==> flow/design.v <==
module pwm #(
    parameter step = 10000
)(
    input logic clk, 
    input logic rst,
    input integer duty_cycle,  
    output logic pwm_out
);
    integer pwm_on;
    localparam integer scalar = step/100;
    int pwm_count;
    logic switch;
    always_ff @(posedge clk) begin
        if (rst) begin
            pwm_on <= 0;
            pwm_count <= 0;
            switch <= 0;
        end
        else begin
        pwm_on <= duty_cycle*scalar;
        if (duty_cycle >= 99 || duty_cycle <= 1) begin
            if (duty_cycle >= 99) begin
                switch <= 0;
            end
            if (duty_cycle <= 1) begin
                switch <= 1;
            end
        end
        else begin
            if (pwm_count > pwm_on - 1) begin
                switch <= 1;
                if (pwm_count > step - 1) begin
                    pwm_count <= 0;
                    switch <= 0;
                end
                else begin
                    pwm_count <= pwm_count + 1;
                end
            end
            else begin
                pwm_count <= pwm_count + 1;
            end
        end
        end
    end
    assign pwm_out = (switch) ? 1'b1 : 1'b0;
endmodule
module ramp #(
    parameter step = 2000000,  
    parameter [0:6] steps = 7'b0011100,  
    parameter int n_steps = $bits(steps)
)(
    input logic clk,
    input logic rst,
    output int pwm_value
);
    integer stage;  
    integer count;  
    integer pwm_count;  
    localparam integer substep = step / 100;
    function automatic integer rate(input integer i);
        integer next;
        integer current;
        begin
            if (i < n_steps - 1) next = steps[i + 1] ? 100 : 0;
            else next = steps[0] ? 100 : 0;
            current = steps[i] ? 100 : 0;
            rate = (next - current) / 100;
        end
    endfunction
    integer stage_rate;
    always_comb begin
        stage_rate = 0;
        for (int i = 0; i < n_steps; i++)
            if (stage == i) stage_rate = rate(i);
    end
    always_ff @(posedge clk) begin
        if (rst) begin
            stage <= 0;
            count <= 0;
            pwm_count <= 0;
            if (steps[0]) pwm_value <= 100;
            else pwm_value <= 0;
        end
        else begin
        pwm_count <= pwm_count + 1;
        if (pwm_count == substep - 1) begin
            pwm_value <= pwm_value + stage_rate;
            pwm_count <= 0;
        end
        count <= count + 1;  
        if (count == step) begin
            count <= 0;  
            if (stage < n_steps - 1) begin
                stage <= stage + 1;
            end 
            else begin
                stage <= 0;
                if (steps[0]) pwm_value <= 100;
                else pwm_value <= 0;
            end
        end
        end
    end
endmodule
module top(
    input logic clk,
    input logic rst,
    output logic    RGB_G,
    output logic    RGB_R,
    output logic    RGB_B
);
    logic red_out;
    integer red;
    logic green_out;
    integer green;
    logic blue_out;
    integer blue;
    ramp #(
        .steps (7'b1100011)
    )
    u1 (
        .clk (clk),
        .rst (rst),
        .pwm_value (red)
    );
    ramp #(
        .steps (7'b0111000)
    )
    u2 (
            .clk (clk),
            .rst (rst),
            .pwm_value (green)
        );
    ramp #(
        .steps (7'b0001110)
    )
    u3 (
        .clk (clk),
        .rst (rst),
        .pwm_value (blue)
    );
    pwm u4 (
        .clk (clk),
        .rst (rst),
        .duty_cycle (red),
        .pwm_out (red_out)
    );
    assign RGB_R = red_out;
    pwm u5 (
        .clk (clk),
        .rst (rst),
        .duty_cycle (green),
        .pwm_out (green_out)
    );
    assign RGB_G = green_out;
    pwm u6 (
        .clk (clk),
        .rst (rst),
        .duty_cycle (blue),
        .pwm_out (blue_out)
    );
    assign RGB_B = blue_out;
endmodule
Memo
Re: synthesis data of top

### Reports on top

Module top before and after one edit of its RTL, step after step.
"original" refers to lines of the RTL above, "edited" to lines of the edited file.
"difference" is "edited" less "original", of the values as shown.
Library cell names are shortened.
Not given: n/a

* design top: top
* clock port: clk
* standard-cell library: sky130hd
* timing corner: tt_025C_1v80

### The edit

Unified diff, file above to edited file.
The edited RTL no longer does the same as the RTL above: the edit was made by script, with no optimisation intended.

```diff
@@ -86,5 +86,5 @@
         pwm_count <= pwm_count + 1;
         if (pwm_count == substep - 1) begin
-            pwm_value <= pwm_value + stage_rate;
+            pwm_value <= pwm_value | stage_rate;
             pwm_count <= 0;
         end
```

### Word level

Source: Yosys, flattened and elaborated, memories not mapped. Widths are those after wreduce. Registers that Yosys merges into a memory's read port (data or address) are not register bits. Print and check cells do not count. Equal cells are merged and count once.

Operators by class
* equality and inequality tests: original 26, edited 26, difference 0
* order comparisons: original 15, edited 15, difference 0
* add/subtract/negate cells: original 18, edited 15, difference -3
* reductions and logical operators: original 16, edited 16, difference 0
* bitwise logic cells: original 0, edited 3, difference +3
* $mul: original 3, edited 3, difference 0
* muxes and demuxes: original 54, edited 54, difference 0

Operators with widths
* 32-bit adder: original 3, edited 0, difference -3
* 32-bit OR: original 0, edited 3, difference +3

Operator kinds equal on both sides are left out: 21.

Word-level totals
* flip-flop bits (word level): original 573, edited 573, difference 0
* input port bits: original 2, edited 2, difference 0

### Longest topological paths

Yosys ltp: most cells in a row. Word level: on the elaborated netlist, between registers, memories and ports. Mapped: between sequential cells and ports; inverters and the memories' decode and read muxes count.

Logic depth
* depth in word-level cells: original 12, edited 12, difference 0
* ABC_AREA: original 0, edited 0
* depth in mapped cells: original 20, edited 19, difference -1

### Mapped cells and area

Yosys stat after the flow's synthesis: flattened, memories mapped to cells. It holds for the ABC_AREA given above (unset counts as 0); a run with the other value may have another netlist.

Mapped netlist
* mapped cells: original 4867, edited 4292, difference -575
* buffers: original 99, edited 101, difference +2
* mapped flip-flops: original 573, edited 573, difference 0
* synthesis area (sq um): original 39699.3, edited 35404.0, difference -4295.3

Cells by type
* nand2_1: original 411, edited 251, difference -160
* a21oi_1: original 307, edited 160, difference -147
* nor2_1: original 612, edited 715, difference +103
* ha_1: original 495, edited 402, difference -93
* xor2_1: original 307, edited 221, difference -86
* a21o_1: original 126, edited 50, difference -76
* nor3_1: original 67, edited 95, difference +28
* xnor2_1: original 245, edited 220, difference -25
* nand3_1: original 190, edited 168, difference -22
* o21ai_0: original 141, edited 120, difference -21
* o21a_1: original 21, edited 5, difference -16
* and3_1: original 93, edited 79, difference -14
* inv_1: original 476, edited 465, difference -11
* o21bai_1: original 28, edited 18, difference -10
* nand2b_1: original 24, edited 14, difference -10
* a31oi_1: original 20, edited 10, difference -10
* or4_1: original 12, edited 21, difference +9
* or3_1: original 77, edited 85, difference +8

Cell types equal on both sides are left out: 6.
Not every row of either side is listed.
By module: a second synthesis without flattening, with its own total; a netlist apart from the flattened one above.

Unflattened totals
* cell total of the unflattened synthesis: original 5142, edited 4433, difference -709
* area (unflattened synthesis) (sq um): original 41661.2, edited 37397.1, difference -4264.1

Each row is one instance without its submodules.

Modules, original
* pwm: area 6769.0 sq um, seq. area 1261.2 sq um, cells 830, times used 3
* ramp (steps=99): area 7181.9 sq um, seq. area 2562.5 sq um, cells 880, times used 1
* ramp (steps=14): area 7101.8 sq um, seq. area 2562.5 sq um, cells 884, times used 1
* ramp (steps=56): area 7070.5 sq um, seq. area 2562.5 sq um, cells 888, times used 1
* top: area 0.0 sq um, seq. area 0.0 sq um, cells 0, times used 1

Modules, edited
* pwm: area 6769.0 sq um, seq. area 1261.2 sq um, cells 830, times used 3
* ramp (steps=56): area 5749.3 sq um, seq. area 2562.5 sq um, cells 652, times used 1
* ramp (steps=99): area 5674.2 sq um, seq. area 2562.5 sq um, cells 630, times used 1
* ramp (steps=14): area 5666.7 sq um, seq. area 2562.5 sq um, cells 661, times used 1
* top: area 0.0 sq um, seq. area 0.0 sq um, cells 0, times used 1

### Timing after synthesis

Path of least setup slack by OpenSTA after synthesis, without wires, with an ideal clock, recovery checks aside; 20% of the period is set as input and as output delay. Where synthesis merged equal registers, the netlist keeps one of their names.

Path after synthesis
* path kind: original register to register, edited register to register
* from: original reg u1.stage[6], edited reg u6.pwm_on[19]
* to: original reg u1.pwm_value[31], edited reg u6.pwm_count[0]
* delay of the path (ps): original 6114, edited 4317, difference -1797
* clock period (ps): original 10000, edited 10000, difference 0
* slack (ps): original 3886, edited 5683, difference +1797
* data required time (ps): original 9928, edited 9872, difference -56
* stages on the path: original 15, edited 17, difference +2
* arrival (ps): original 6042, edited 4189, difference -1853
* launch time at the first pin (ps): original 0, edited 0, difference 0
* synthesis period reached (ps): original 6114, edited 4317, difference -1797

"delay of the path" = arrival - input delay + setup time.
"stages on the path" counts driving pins, that of a launching flip-flop among them; a cell with two outputs on the path counts twice.
"synthesis period reached" is the clock period less the worst setup slack; recovery checks do not enter. This is arithmetic on one report: input and output delays are still those of the set period (20% each).
Between the ends stands the longest chain of elaborated cells between them, by number of cells; it is not shown to be the way that was timed. Of several equally long chains one is given.
A line is the first line of the expression or statement that the cell stems from. Yosys adds cells for indexed reads and writes and turns some case tables into memories.
A register here has more assigning lines than the two given.

Between the ends, after synthesis, original:
* cells stage by stage: dfxtp_1 -> nor4_1 -> nand4_1 -> nor4_1 -> ha_1 -> a211o_1 -> a21oi_1 -> a211oi_1 -> o21ai_0 -> a21oi_1 -> a31o_2 -> a211oi_1 -> o21ai_0 -> mux2i_1 -> mux2i_1
* cells in the longest elaborated chain: 11
* elaborated cells between the ends (all ways): 17
* RTL lines with such cells: 5
* those cells by class: add/sub: 1; compare: 1; eq/ne: 6; mux: 9

RTL lines, path after synthesis, original
* start, declared: line 57 `integer stage;`
* start, assigned: line 79 `stage <= 0;`
* start, assigned: line 95 `stage <= stage + 1;`
* 32-bit by 2-bit == test with 1-bit output: line 75 `if (stage == i) stage_rate = rate(i);`
* 32-bit two-way mux (6 in a row): line 75
* 32-bit adder: line 88 `pwm_value <= pwm_value + stage_rate;`
* 32-bit two-way mux: line 87 `if (pwm_count == substep - 1) begin`
* 32-bit two-way mux: line 94 `if (stage < n_steps - 1) begin`
* 32-bit two-way mux: line 92 `if (count == step) begin`
* end, assigned: line 88
* end, assigned: line 99 `if (steps[0]) pwm_value <= 100;`
* end, declared: line 55 `output int pwm_value`

Between the ends, after synthesis, edited:
* cells stage by stage: dfxtp_1 -> or3_1 -> or3_1 -> or4_1 -> or3_1 -> nor4_1 -> xnor2_1 -> ha_1 -> nand4_1 -> nor2_1 -> a221o_1 -> or3_1 -> nor3_1 -> o21ai_0 -> o21ai_0 -> clkbuf_1 -> nor2_1
* cells in the longest elaborated chain: 3
* elaborated cells between the ends (all ways): 3
* RTL lines with such cells: 1
* those cells by class: add/sub: 1; compare: 1; mux: 1

RTL lines, path after synthesis, edited
* start, declared: line 9 `integer pwm_on;`
* start, assigned: line 15 `pwm_on <= 0;`
* start, assigned: line 20 `pwm_on <= duty_cycle*scalar;`
* 32-bit by 2-bit subtractor with 32-bit output: line 30 `if (pwm_count > pwm_on - 1) begin`
* 32-bit greater-than comparator: line 30
* 32-bit two-way mux: line 30
* end, assigned: line 37 `pwm_count <= pwm_count + 1;`
* end, assigned: line 41 `pwm_count <= pwm_count + 1;`
* end, declared: line 11 `int pwm_count;`

### Path in the finished layout

Path of least setup slack in the final report of each run of pair A (OpenROAD, finished layout, wires in). Where an end is a register, its clock arrival counts in the times.
The path's times are printed in steps of 10 ps; the period is the one set.

Path after layout
* path kind: original register to register, edited register to register
* from: original reg u6.pwm_on[5], edited reg u5.pwm_on[6]
* to: original reg u6.pwm_count[30], edited reg u5.pwm_count[20]
* data required time (ps): original 5330, edited 5340, difference +10
* arrival (ps): original 5040, edited 4950, difference -90
* launch time at the first pin (ps): original 620, edited 600, difference -20
* stages on the path: original 19, edited 19, difference 0
* clock period (ps): original 4810, edited 4810, difference 0
* slack (ps): original 300, edited 380, difference +80

Between the ends stands the longest chain of elaborated cells between them, by number of cells; it is not shown to be the way that was timed. Of several equally long chains one is given.
A register here has more assigning lines than the two given.

Between the ends, after layout, original:
* cells stage by stage: dfxtp_1 -> or3_1 -> or3b_4 -> or4_4 -> or4_4 -> nor2_4 -> nand2_2 -> nor2_2 -> xnor2_1 -> ha_1 -> a21o_1 -> a21o_1 -> a21oi_1 -> o21ai_0 -> a221oi_2 -> mux2_2 -> o21bai_2 -> buf_12 -> nor2_1
* cells in the longest elaborated chain: 3
* elaborated cells between the ends (all ways): 3
* RTL lines with such cells: 1
* those cells by class: add/sub: 1; compare: 1; mux: 1

RTL lines, path after layout, original
* start, declared: line 9 `integer pwm_on;`
* start, assigned: line 15 `pwm_on <= 0;`
* start, assigned: line 20 `pwm_on <= duty_cycle*scalar;`
* 32-bit by 2-bit subtractor with 32-bit output: line 30 `if (pwm_count > pwm_on - 1) begin`
* 32-bit greater-than comparator: line 30
* 32-bit two-way mux: line 30
* end, assigned: line 37 `pwm_count <= pwm_count + 1;`
* end, assigned: line 41 `pwm_count <= pwm_count + 1;`
* end, declared: line 11 `int pwm_count;`

Between the ends, after layout, edited:
* cells stage by stage: dfxtp_1 -> nor3_2 -> nand3_1 -> nor2_1 -> nand3_1 -> nor2_1 -> nand2_1 -> nor3_1 -> xnor2_1 -> ha_1 -> nand3_1 -> or3_1 -> or3_1 -> o32ai_1 -> nor3_1 -> mux2i_2 -> o21ai_2 -> buf_12 -> a21oi_1
* cells in the longest elaborated chain: 3
* elaborated cells between the ends (all ways): 3
* RTL lines with such cells: 1
* those cells by class: add/sub: 1; compare: 1; mux: 1

RTL lines, path after layout, edited
* start, declared: line 9 `integer pwm_on;`
* start, assigned: line 15 `pwm_on <= 0;`
* start, assigned: line 20 `pwm_on <= duty_cycle*scalar;`
* 32-bit by 2-bit subtractor with 32-bit output: line 30 `if (pwm_count > pwm_on - 1) begin`
* 32-bit greater-than comparator: line 30
* 32-bit two-way mux: line 30
* end, assigned: line 37 `pwm_count <= pwm_count + 1;`
* end, assigned: line 41 `pwm_count <= pwm_count + 1;`
* end, declared: line 11 `int pwm_count;`

### Layout results

Both versions went through the flow (Yosys, OpenROAD) with the same settings in each pair. Constraints: input delay and output delay 20% of the set period each, output load 0.01 pF.

Flow settings, pair A:
* CORE_UTILIZATION: 40
* period_ns: 4.81
* CAP_MARGIN: 20
* CORE_MARGIN: 2
* SLEW_MARGIN: 20

Measured results, pair A
* smallest setup slack (ps): original 297, edited 385, difference +88
* reached clock period (ps): original 4513, edited 4425, difference -88
* final design utilization (%): original 44.6, edited 44.5, difference -0.1
* post-route setup TNS (ps): original 0, edited 0, difference 0
* worst hold slack in the final report (ps): original 456, edited 454, difference -2
* total power after layout (W): original 0.010767, edited 0.010486, difference -0.000281
* overall die area (sq um): original 101783.0, edited 90905.3, difference -10877.7
* standard-cell area after layout (sq um): original 43933.4, edited 39165.1, difference -4768.3
* cell area after synthesis (sq um): original 39699.3, edited 35404.0, difference -4295.3

Flow settings, pair B:
* ABC_AREA: 1
* CORE_ASPECT_RATIO: 1.48
* CORE_UTILIZATION: 15
* CTS_CLUSTER_SIZE: 97
* SETUP_SLACK_MARGIN: 1.95
* TNS_END_PERCENT: 75
* period_ns: 7.5
* CAP_MARGIN: 20
* CORE_MARGIN: 2
* SLEW_MARGIN: 20

Measured results, pair B
* smallest setup slack (ps): original 3310, edited 3319, difference +9
* reached clock period (ps): original 4190, edited 4181, difference -9
* final design utilization (%): original 17.4, edited 17.4, difference 0.0
* post-route setup TNS (ps): original 0, edited 0, difference 0
* worst hold slack in the final report (ps): original 442, edited 447, difference +5
* total power after layout (W): original 0.006823, edited 0.006438, difference -0.000385
* overall die area (sq um): original 315242.0, edited 273296.0, difference -41946.0
* standard-cell area after layout (sq um): original 53976.8, edited 46525.9, difference -7450.9
* cell area after synthesis (sq um): original 46602.2, edited 40357.5, difference -6244.7

"reached clock period": clock period set for the run, less the worst setup slack. It is reckoned from that one timing run; input and output delays stay at 20% of the period that was set.
"total power after layout": no workload was simulated; the value follows from the tool's default switching activity.
